==> flow/design.v <==
module ALU (
    input wire [4:0] ALUOp,
    input wire [31:0] A,
    input wire [31:0] B,
    output wire [31:0] Result,
    output wire ALUExp
);
  wire [31:0] add_sub_res;
  wire [31:0] slt_res;
  wire [31:0] sltu_res;
  wire [31:0] and_res;
  wire [31:0] nor_res;
  wire [31:0] or_res;
  wire [31:0] xor_res;
  wire [31:0] sll_res;
  wire [31:0] sr_res;
  wire [31:0] lui_res;
  wire [31:0] mul_res;   
  wire [31:0] andn_res;
  wire [31:0] orn_res;
  wire [63:0] sr64_result;
  wire [63:0] mul64_res;   
  wire [31:0] div_res;   
  wire        add_ovf;
  wire        sub_ovf;
  wire        div_exc;
  wire        add_exc;
  wire        sub_exc;
  wire [31:0] adder_a;
  wire [31:0] adder_b;
  wire        adder_cin;
  wire [31:0] adder_res;
  wire        adder_cout;
  assign adder_a = A;
  assign adder_b = (ALUOp == 5'b00001 | ALUOp == 5'b00010 | ALUOp == 5'b00011) ? ~B : B;
  assign adder_cin = (ALUOp == 5'b00001 | ALUOp == 5'b00010 | ALUOp == 5'b00011) ? 1'b1 : 1'b0;
  assign {adder_cout, adder_res} = adder_a + adder_b + adder_cin;
  assign add_sub_res = adder_res;
  assign add_exc = (adder_a[31] ~^ adder_b[31]) & (adder_a[31] ^ adder_res[31]);
  assign sub_exc = (adder_a[31] ~^ adder_b[31]) & (adder_a[31] ^ adder_res[31]);
  assign add_ovf = add_exc;
  assign sub_ovf = sub_exc;
  assign slt_res = {31'b0, ((A[31] & ~B[31]) | ((A[31] ~^ B[31]) & adder_res[31]))};
  assign sltu_res = {31'b0, ~adder_cout};
  assign and_res = A & B;
  assign or_res = A | B;
  assign andn_res = A & ~B;
  assign orn_res = A | ~B;
  assign nor_res = ~(A | B);
  assign xor_res = A ^ B;
  assign lui_res = B;
  assign sll_res = A << B[4:0];
  assign sr64_result = {{32{(ALUOp == 5'b01010) & A[31]}}, A[31:0]} >> B[4:0];
  assign sr_res = sr64_result[31:0];
  assign mul64_res = A * B;
  assign mul_res = mul64_res[31:0];
  assign div_res = (B == 32'b0) ? 32'b0 : A / B;
  assign div_exc = (B == 32'b0);
  assign Result = ({32{ALUOp == 5'b00000}}   & add_sub_res
                  |{32{ALUOp == 5'b00001}}   & add_sub_res
                  |{32{ALUOp == 5'b00010}}   & slt_res
                  |{32{ALUOp == 5'b00011}}  & sltu_res
                  |{32{ALUOp == 5'b00100}}   & and_res
                  |{32{ALUOp == 5'b00101}}   & nor_res
                  |{32{ALUOp == 5'b00110}}    & or_res
                  |{32{ALUOp == 5'b00111}}   & xor_res
                  |{32{ALUOp == 5'b01000}}   & sll_res
                  |{32{ALUOp == 5'b01001}}   & sr_res
                  |{32{ALUOp == 5'b01010}}   & sr_res
                  |{32{ALUOp == 5'b01011}}   & lui_res
                  |{32{ALUOp == 5'b01100}}  & andn_res
                  |{32{ALUOp == 5'b01101}}   & orn_res
                  |{32{ALUOp == 5'b01110}}   & mul_res
                  |{32{ALUOp == 5'b01111}}   & div_res
                  |{32{ALUOp == 5'b00000}} & 32'b0);
  assign ALUExp = ({1{ALUOp == 5'b00000}}    & add_ovf
                  |{1{ALUOp == 5'b00001}}    & sub_ovf
                  |{1{ALUOp == 5'b01111}}    & div_exc);
endmodule
module alu_unit (
    input  wire        clk,
    input  wire        rst,
    input  wire        in_valid,
    output wire        in_ready,
    input  wire [ 4:0] in_op,
    input  wire [31:0] in_a,
    input  wire [31:0] in_b,
    output reg         out_valid,
    output reg  [31:0] out_result,
    output reg         out_exc
);
  reg        v1;
  reg [ 4:0] op1;
  reg [31:0] a1;
  reg [31:0] b1;
  wire [31:0] alu_res;
  wire        alu_exc;
  assign in_ready = 1'b1;
  ALU u_alu (
      .ALUOp (op1),
      .A     (a1),
      .B     (b1),
      .Result(alu_res),
      .ALUExp(alu_exc)
  );
  always @(posedge clk) begin
    if (rst) begin
      v1        <= 1'b0;
      out_valid <= 1'b0;
    end else begin
      v1        <= in_valid;
      out_valid <= v1;
    end
    op1        <= in_op;
    a1         <= in_a;
    b1         <= in_b;
    out_result <= alu_res;
    out_exc    <= alu_exc;
  end
endmodule
Lab notebook: alu_unit

From RTL to reports: alu_unit. Each step is given for the RTL above and for the edited RTL. "unedited" refers to lines of the RTL above, "edited" to lines of the edited file. "change": "edited" minus "unedited" as printed here. "rel. change": 100 x difference / "unedited". Operators carry their Yosys type and port widths (W data, S select, Z words). Library cell names are shortened. The mark -- stands for no value.

Top module: alu_unit. Clock: clk. Standard-cell library: sky130hd. Timing corner: tt_025C_1v80.

Diff. Unified diff, file above to edited file. The edit is scripted, without regard to the design's behaviour, which it may alter; it was not made to optimise anything.

```diff
@@ -55,5 +55,5 @@
   assign mul64_res = A * B;
   assign mul_res = mul64_res[31:0];
-  assign div_res = (B == 32'b0) ? 32'b0 : A / B;
+  assign div_res = A / B;
   assign div_exc = (B == 32'b0);
   assign Result = ({32{ALUOp == 5'b00000}}   & add_sub_res
```

Elaborated design. Source: Yosys, flattened and elaborated, memories not mapped. Widths are those after wreduce; folded enables and synchronous resets count as part of the registers. Registers that Yosys merges into a memory's read port (data or address) are not register bits. Print and check cells do not count. Equal cells are merged and count once.

Storage and ports: bits in read-only memories (unedited 0, edited 0, change 0); clocked read ports x word width (unedited 0, edited 0, change 0); output and inout port bits (unedited 35, edited 35, change 0, rel. change 0.00%); elaborated cells (unedited 88, edited 87, change -1, rel. change -1.14%); memory cells (unedited 0, edited 0, change 0); bits in latches (unedited 0, edited 0, change 0); register bits after elaboration (unedited 104, edited 104, change 0, rel. change 0.00%); bits of input ports (unedited 72, edited 72, change 0, rel. change 0.00%); memory bits (writable) (unedited 0, edited 0, change 0).

Cells by class: add/subtract/negate cells (unedited 2, edited 2, change 0, rel. change 0.00%); equality and inequality tests (unedited 15, edited 15, change 0, rel. change 0.00%); order comparisons (unedited 0, edited 0, change 0); shifts and indexed selects (unedited 2, edited 2, change 0, rel. change 0.00%); divide/modulo/power cells (unedited 1, edited 1, change 0, rel. change 0.00%); multipliers (unedited 1, edited 1, change 0, rel. change 0.00%); muxes and demuxes (unedited 3, edited 2, change -1, rel. change -33.33%); reduce/logical cells (unedited 2, edited 2, change 0, rel. change 0.00%); bitwise logic cells (unedited 55, edited 55, change 0, rel. change 0.00%).

Operator list: $mux W32 (unedited 2, edited 1, change -1, rel. change -50.00%); $or A32 B32 Y32 (unedited 17, edited 17, change 0, rel. change 0.00%); $and A32 B32 Y32 (unedited 16, edited 16, change 0, rel. change 0.00%); $eq A5 B4 Y1 const B (unedited 8, edited 8, change 0, rel. change 0.00%); $and A1 B1 Y1 (unedited 7, edited 7, change 0, rel. change 0.00%); $or A1 B1 Y1 (unedited 5, edited 5, change 0, rel. change 0.00%); $eq A5 B3 Y1 const B (unedited 4, edited 4, change 0, rel. change 0.00%); $and A32 B1 Y32 (unedited 2, edited 2, change 0, rel. change 0.00%); $eq A5 B2 Y1 const B (unedited 2, edited 2, change 0, rel. change 0.00%); $not A1 Y1 (unedited 2, edited 2, change 0, rel. change 0.00%); $not A32 Y32 (unedited 2, edited 2, change 0, rel. change 0.00%); $xnor A1 B1 Y1 (unedited 2, edited 2, change 0, rel. change 0.00%); $add A32 B32 Y33 (unedited 1, edited 1, change 0, rel. change 0.00%); $add A33 B1 Y33 (unedited 1, edited 1, change 0, rel. change 0.00%); $div A32 B32 Y32 (unedited 1, edited 1, change 0, rel. change 0.00%); $eq A5 B1 Y1 const B (unedited 1, edited 1, change 0, rel. change 0.00%); $logic_not A32 Y1 (unedited 1, edited 1, change 0, rel. change 0.00%); $logic_not A5 Y1 (unedited 1, edited 1, change 0, rel. change 0.00%); $mul A32 B32 Y32 (unedited 1, edited 1, change 0, rel. change 0.00%); $mux W1 (unedited 1, edited 1, change 0, rel. change 0.00%); $shl A32 B5 Y32 (unedited 1, edited 1, change 0, rel. change 0.00%); $shr A64 B5 Y32 (unedited 1, edited 1, change 0, rel. change 0.00%); $xor A1 B1 Y1 (unedited 1, edited 1, change 0, rel. change 0.00%); $xor A32 B32 Y32 (unedited 1, edited 1, change 0, rel. change 0.00%).

Longest topological paths. Yosys ltp: most cells in a row. Word level: on the elaborated netlist, between registers, memories and ports. Mapped: between sequential cells and ports; inverters and the memories' decode and read muxes count.

Logic depth: depth after elaboration (unedited 23, edited 23, change 0, rel. change 0.00%); ABC_AREA (unedited 0, edited 0); depth in mapped cells (unedited 341, edited 341, change 0, rel. change 0.00%); depth with buffers taken out (unedited 310, edited 313, change +3, rel. change +0.97%).

After synthesis. The flow's flattened synthesis, as Yosys stat reports it; memories are mapped. The netlist is that of the ABC_AREA named above (0 if unset); the other value can give another one.

Cells by type: mux2_2 (unedited 92, edited 56, change -36, rel. change -39.13%); mux2i_1 (unedited 80, edited 107, change +27, rel. change +33.75%); inv_1 (unedited 657, edited 680, change +23, rel. change +3.50%); o21a_1 (unedited 136, edited 155, change +19, rel. change +13.97%); clkbuf_1 (unedited 269, edited 251, change -18, rel. change -6.69%); a21o_1 (unedited 176, edited 194, change +18, rel. change +10.23%); buf_2 (unedited 7, edited 25, change +18, rel. change +257.14%); and3_1 (unedited 52, edited 35, change -17, rel. change -32.69%); nor2_1 (unedited 698, edited 714, change +16, rel. change +2.29%); xor2_1 (unedited 182, edited 166, change -16, rel. change -8.79%); nand4_1 (unedited 75, edited 59, change -16, rel. change -21.33%); o211ai_1 (unedited 103, edited 88, change -15, rel. change -14.56%); xnor2_1 (unedited 296, edited 310, change +14, rel. change +4.73%); nand3_1 (unedited 138, edited 152, change +14, rel. change +10.14%); or3_1 (unedited 83, edited 69, change -14, rel. change -16.87%); nand2_1 (unedited 930, edited 943, change +13, rel. change +1.40%); or2_2 (unedited 56, edited 43, change -13, rel. change -23.21%); o21ai_1 (unedited 26, edited 38, change +12, rel. change +46.15%).

Not every row of either side is listed.

Mapped netlist: synthesis area (sq um) (unedited 54767.5, edited 55055.3, change +287.8, rel. change +0.53%); sequential part of the area (sq um) (unedited 2082.0, edited 2082.0, change 0.0, rel. change 0.00%); standard cells after synthesis (unedited 7446, edited 7493, change +47, rel. change +0.63%); buffers (unedited 342, edited 341, change -1, rel. change -0.29%); mapped flip-flops (unedited 104, edited 104, change 0, rel. change 0.00%).

The figures by module come from a second, unflattened synthesis with its own total; it is not the netlist above.

Unflattened totals: cell total of the unflattened synthesis (unedited 7432, edited 7426, change -6, rel. change -0.08%); area (unflattened synthesis) (sq um) (unedited 54213.2, edited 54457.2, change +244.0, rel. change +0.45%).

Rows give one instance, submodules left out.

By module, unedited: ALU (area 52107.5 sq um, times used 1, cells 7324, sequential area 0.0 sq um); alu_unit (area 2105.8 sq um, times used 1, cells 108, sequential area 2082.0 sq um).

By module, edited: ALU (area 52351.5 sq um, times used 1, cells 7318, sequential area 0.0 sq um); alu_unit (area 2105.8 sq um, times used 1, cells 108, sequential area 2082.0 sq um).

Timing after synthesis. OpenSTA on the mapped netlist: ideal clock, no wires. The path of least setup slack (recovery checks aside). Input and output delay are each 20% of the period. Register names are those of the netlist, which keeps one name where synthesis merged equal registers.

Timing post-synthesis: path type (unedited reg-to-reg, edited reg-to-reg); start point (unedited register b1[0], edited register b1[0]); end point (unedited register out_result[0], edited register out_result[0]); buffers on the path (unedited 44, edited 40, change -4, rel. change -9.09%); setup time (ps) (unedited 128, edited 123, change -5); time at the first pin (ps) (unedited 0, edited 0, change 0); clock period (ps) (unedited 64000, edited 64000, change 0, rel. change 0.00%); required time (ps) (unedited 63872, edited 63877, change +5, rel. change +0.01%); path delay (ps) (unedited 68064, edited 68070, change +6, rel. change +0.01%); arrival (ps) (unedited 67936, edited 67947, change +11, rel. change +0.02%); stages on the path (unedited 310, edited 307, change -3, rel. change -0.97%); setup slack (ps) (unedited -4063, edited -4070, change -7); synthesis period reached (ps) (unedited 68063, edited 68070, change +7, rel. change +0.01%).

"path delay" is the arrival time less input delay plus setup time. "stages on the path": output pins that drive a net of the path, with the launching flip-flop's if there is one; two outputs of one cell count as two. "synthesis period reached" = period - worst setup slack (recovery checks aside). The figure is calculated, with input and output delays left at 20% of the set period.

On the way, post-synthesis, unedited:
Cells stage by stage: dfxtp_1 clkbuf_1 inv_1 clkbuf_1 buf_1 ha_1 nor4b_1 and3_1 a31oi_1 nor2_1 ha_1 o21a_1 o21ai_0 nor4_1 mux2i_1 ha_1 o21ai_0 a211oi_1 (+274 left out) clkbuf_1 nand2_1 o21ai_0 ha_1 a21boi_0 o21a_1 o21a_1 o21a_1 o21ai_0 nand2b_1 a21oi_1 nor2b_1 o21ai_0 a21oi_1 nor2_1 o21ai_0 a21oi_1 o211ai_1. Under elaborated cells between the ends (all ways) stands 50. Classes of those cells: add/sub (2); mul (1); div (1); shift (2); mux (2); logic (41); reduce/logical (1).

Ends and longest elaborated chain, post-synthesis, unedited: start, declared (line 95) `reg [31:0] b1;`; start, assigned (line 116) `b1         <= in_b;`; end, assigned (line 117) `out_result <= alu_res;`; end, declared (line 89) `output reg  [31:0] out_result,`.

unedited: Chain of elaborated cells between the ends: none given.

On the way, post-synthesis, edited:
Cells stage by stage: dfxtp_1 clkbuf_1 clkinv_1 clkbuf_1 ha_1 o21ai_0 nor2_1 mux2i_1 ha_1 o21a_1 o211ai_1 o41ai_1 o21a_1 ha_1 o21a_1 o21a_1 o21ai_0 o21ai_0 (+271 left out) nand3_1 a21oi_1 clkbuf_1 mux2_2 ha_1 o21a_1 o21a_1 o21a_1 o21a_1 o21a_1 o21a_1 o21a_1 o21a_1 o21a_1 o21ai_0 nand2_1 a21oi_1 nand3_1. Under elaborated cells between the ends (all ways) stands 48. Classes of those cells: add/sub (2); mul (1); div (1); shift (2); mux (1); logic (41).

Ends and longest elaborated chain, post-synthesis, edited: start, declared (line 95) `reg [31:0] b1;`; start, assigned (line 116) `b1         <= in_b;`; end, assigned (line 117) `out_result <= alu_res;`; end, declared (line 89) `output reg  [31:0] out_result,`.

edited: Chain of elaborated cells between the ends: none given.

Timing after layout. Path of least setup slack in the final report of each run of set A (OpenROAD, finished layout, wires in). Where an end is a register, its clock arrival counts in the times. The report prints the path's times to 10 ps; the period is as set.

Timing after layout: path type (unedited reg-to-reg, edited reg-to-reg); start point (unedited register b1[2], edited register b1[4]); end point (unedited register out_result[0], edited register out_result[0]); required time (ps) (unedited 63510, edited 63550, change +40, rel. change +0.06%); clock period (ps) (unedited 63200, edited 63200, change 0, rel. change 0.00%); arrival (ps) (unedited 61660, edited 62080, change +420, rel. change +0.68%); buffers on the path (unedited 51, edited 44, change -7, rel. change -13.73%); setup slack (ps) (unedited 1850, edited 1470, change -380); stages on the path (unedited 318, edited 316, change -2, rel. change -0.63%); setup time (ps) (unedited 120, edited 110, change -10); time at the first pin (ps) (unedited 430, edited 470, change +40, rel. change +9.30%).

On the way, after layout, unedited:
Cells stage by stage: dfxtp_4 nor3_2 buf_4 nand4_1 nor3_4 nor2_1 ha_1 o21a_1 o21ai_2 nor4_4 mux2i_2 ha_1 o21a_1 o21ai_1 a2111oi_1 buf_4 a31oi_1 ha_1 (+282 left out) o31ai_2 a21o_1 nand2_4 buf_4 a221o_1 ha_1 a21o_1 a21oi_1 nor2b_1 o21ai_0 nand2b_1 a21oi_1 nor2b_1 o21ai_0 o311a_1 o21ai_2 a21oi_2 o211ai_1. Under elaborated cells between the ends (all ways) stands 32. Classes of those cells: add/sub (2); div (1); shift (2); mux (2); logic (24); reduce/logical (1).

Ends and longest elaborated chain, after layout, unedited: start, declared (line 95) `reg [31:0] b1;`; start, assigned (line 116) `b1         <= in_b;`; end, assigned (line 117) `out_result <= alu_res;`; end, declared (line 89) `output reg  [31:0] out_result,`.

unedited: Chain of elaborated cells between the ends: none given.

On the way, after layout, edited:
Cells stage by stage: dfxtp_4 or3_1 nor4_4 nand3_2 nor2_2 mux2i_1 ha_1 o21a_1 o21a_1 nor2b_1 o21ai_0 nand2_1 ha_4 o21a_1 buf_4 o21a_1 nand3_2 and2_4 (+280 left out) a21o_1 nand2_1 o21ai_1 ha_1 a21boi_0 o21a_1 o21a_1 o21a_1 o21a_1 o21a_1 o21a_1 o21a_1 o21a_1 o21a_1 o21ai_1 nand2_1 a21oi_1 nand3_1. Under elaborated cells between the ends (all ways) stands 30. Classes of those cells: add/sub (2); div (1); shift (2); mux (1); logic (24).

Ends and longest elaborated chain, after layout, edited: start, declared (line 95) `reg [31:0] b1;`; start, assigned (line 116) `b1         <= in_b;`; end, assigned (line 117) `out_result <= alu_res;`; end, declared (line 89) `output reg  [31:0] out_result,`.

edited: Chain of elaborated cells between the ends: none given.

Layout results. Runs of the flow (Yosys, OpenROAD) on both versions; the two runs of a pair have the same settings. The constraints put input and output delay at 20% of the set period each and load the outputs with 0.01 pF.

Settings, set A:
The figure for CORE_UTILIZATION is 40. Under PLACE_DENSITY stands 0.6. period_ns: 63.2. For CAP_MARGIN the number is 20. The entry for CORE_MARGIN reads 2. Under SLEW_MARGIN stands 20.

Final reports, set A: standard-cell area after layout (sq um) (unedited 76762.4, edited 77050.1, change +287.7, rel. change +0.37%); setup TNS (ps) (unedited 0, edited 0, change 0); worst hold slack (ps) (unedited 457, edited 455, change -2); utilization after routing (%) (unedited 56.6, edited 56.2, change -0.4); reached clock period (ps) (unedited 61348, edited 61726, change +378, rel. change +0.62%); die outline area (sq um) (unedited 139895.0, edited 140621.0, change +726.0, rel. change +0.52%); total power of the final layout (uW) (unedited 3138, edited 2851, change -287, rel. change -9.15%); setup slack of the worst path (ps) (unedited 1852, edited 1474, change -378); area of the synthesized netlist (sq um) (unedited 54767.5, edited 55055.3, change +287.8, rel. change +0.53%).

Settings, set B:
The entry for ABC_AREA reads 1. For CAP_MARGIN the number is 5. CELL_PAD_IN_SITES_GLOBAL_PLACEMENT: 2. The figure for CORE_UTILIZATION is 41. CTS_CLUSTER_SIZE: 76. For GPL_ROUTABILITY_DRIVEN the number is 0. MAX_ROUTING_LAYER: met5. Under PLACE_DENSITY stands 0.81. The figure for TNS_END_PERCENT is 50. period_ns: 37.4. The entry for CORE_MARGIN reads 2. Under SLEW_MARGIN stands 20.

Final reports, set B: standard-cell area after layout (sq um) (unedited 84054.4, edited 84355.9, change +301.5, rel. change +0.36%); setup TNS (ps) (unedited -132995, edited -115714, change +17281); worst hold slack (ps) (unedited 415, edited 417, change +2); utilization after routing (%) (unedited 62.0, edited 62.3, change +0.3); reached clock period (ps) (unedited 61894, edited 60354, change -1540, rel. change -2.49%); die outline area (sq um) (unedited 139655.0, edited 139084.0, change -571.0, rel. change -0.41%); total power of the final layout (uW) (unedited 4177, edited 4203, change +26, rel. change +0.62%); setup slack of the worst path (ps) (unedited -24494, edited -22954, change +1540); area of the synthesized netlist (sq um) (unedited 56040.0, edited 55808.5, change -231.5, rel. change -0.41%).

By "reached clock period" is meant the clock period of the run minus its worst setup slack. This is arithmetic on one report: input and output delays are still those of the set period (20% each). "total power of the final layout": no workload was simulated; the value follows from the tool's default switching activity.
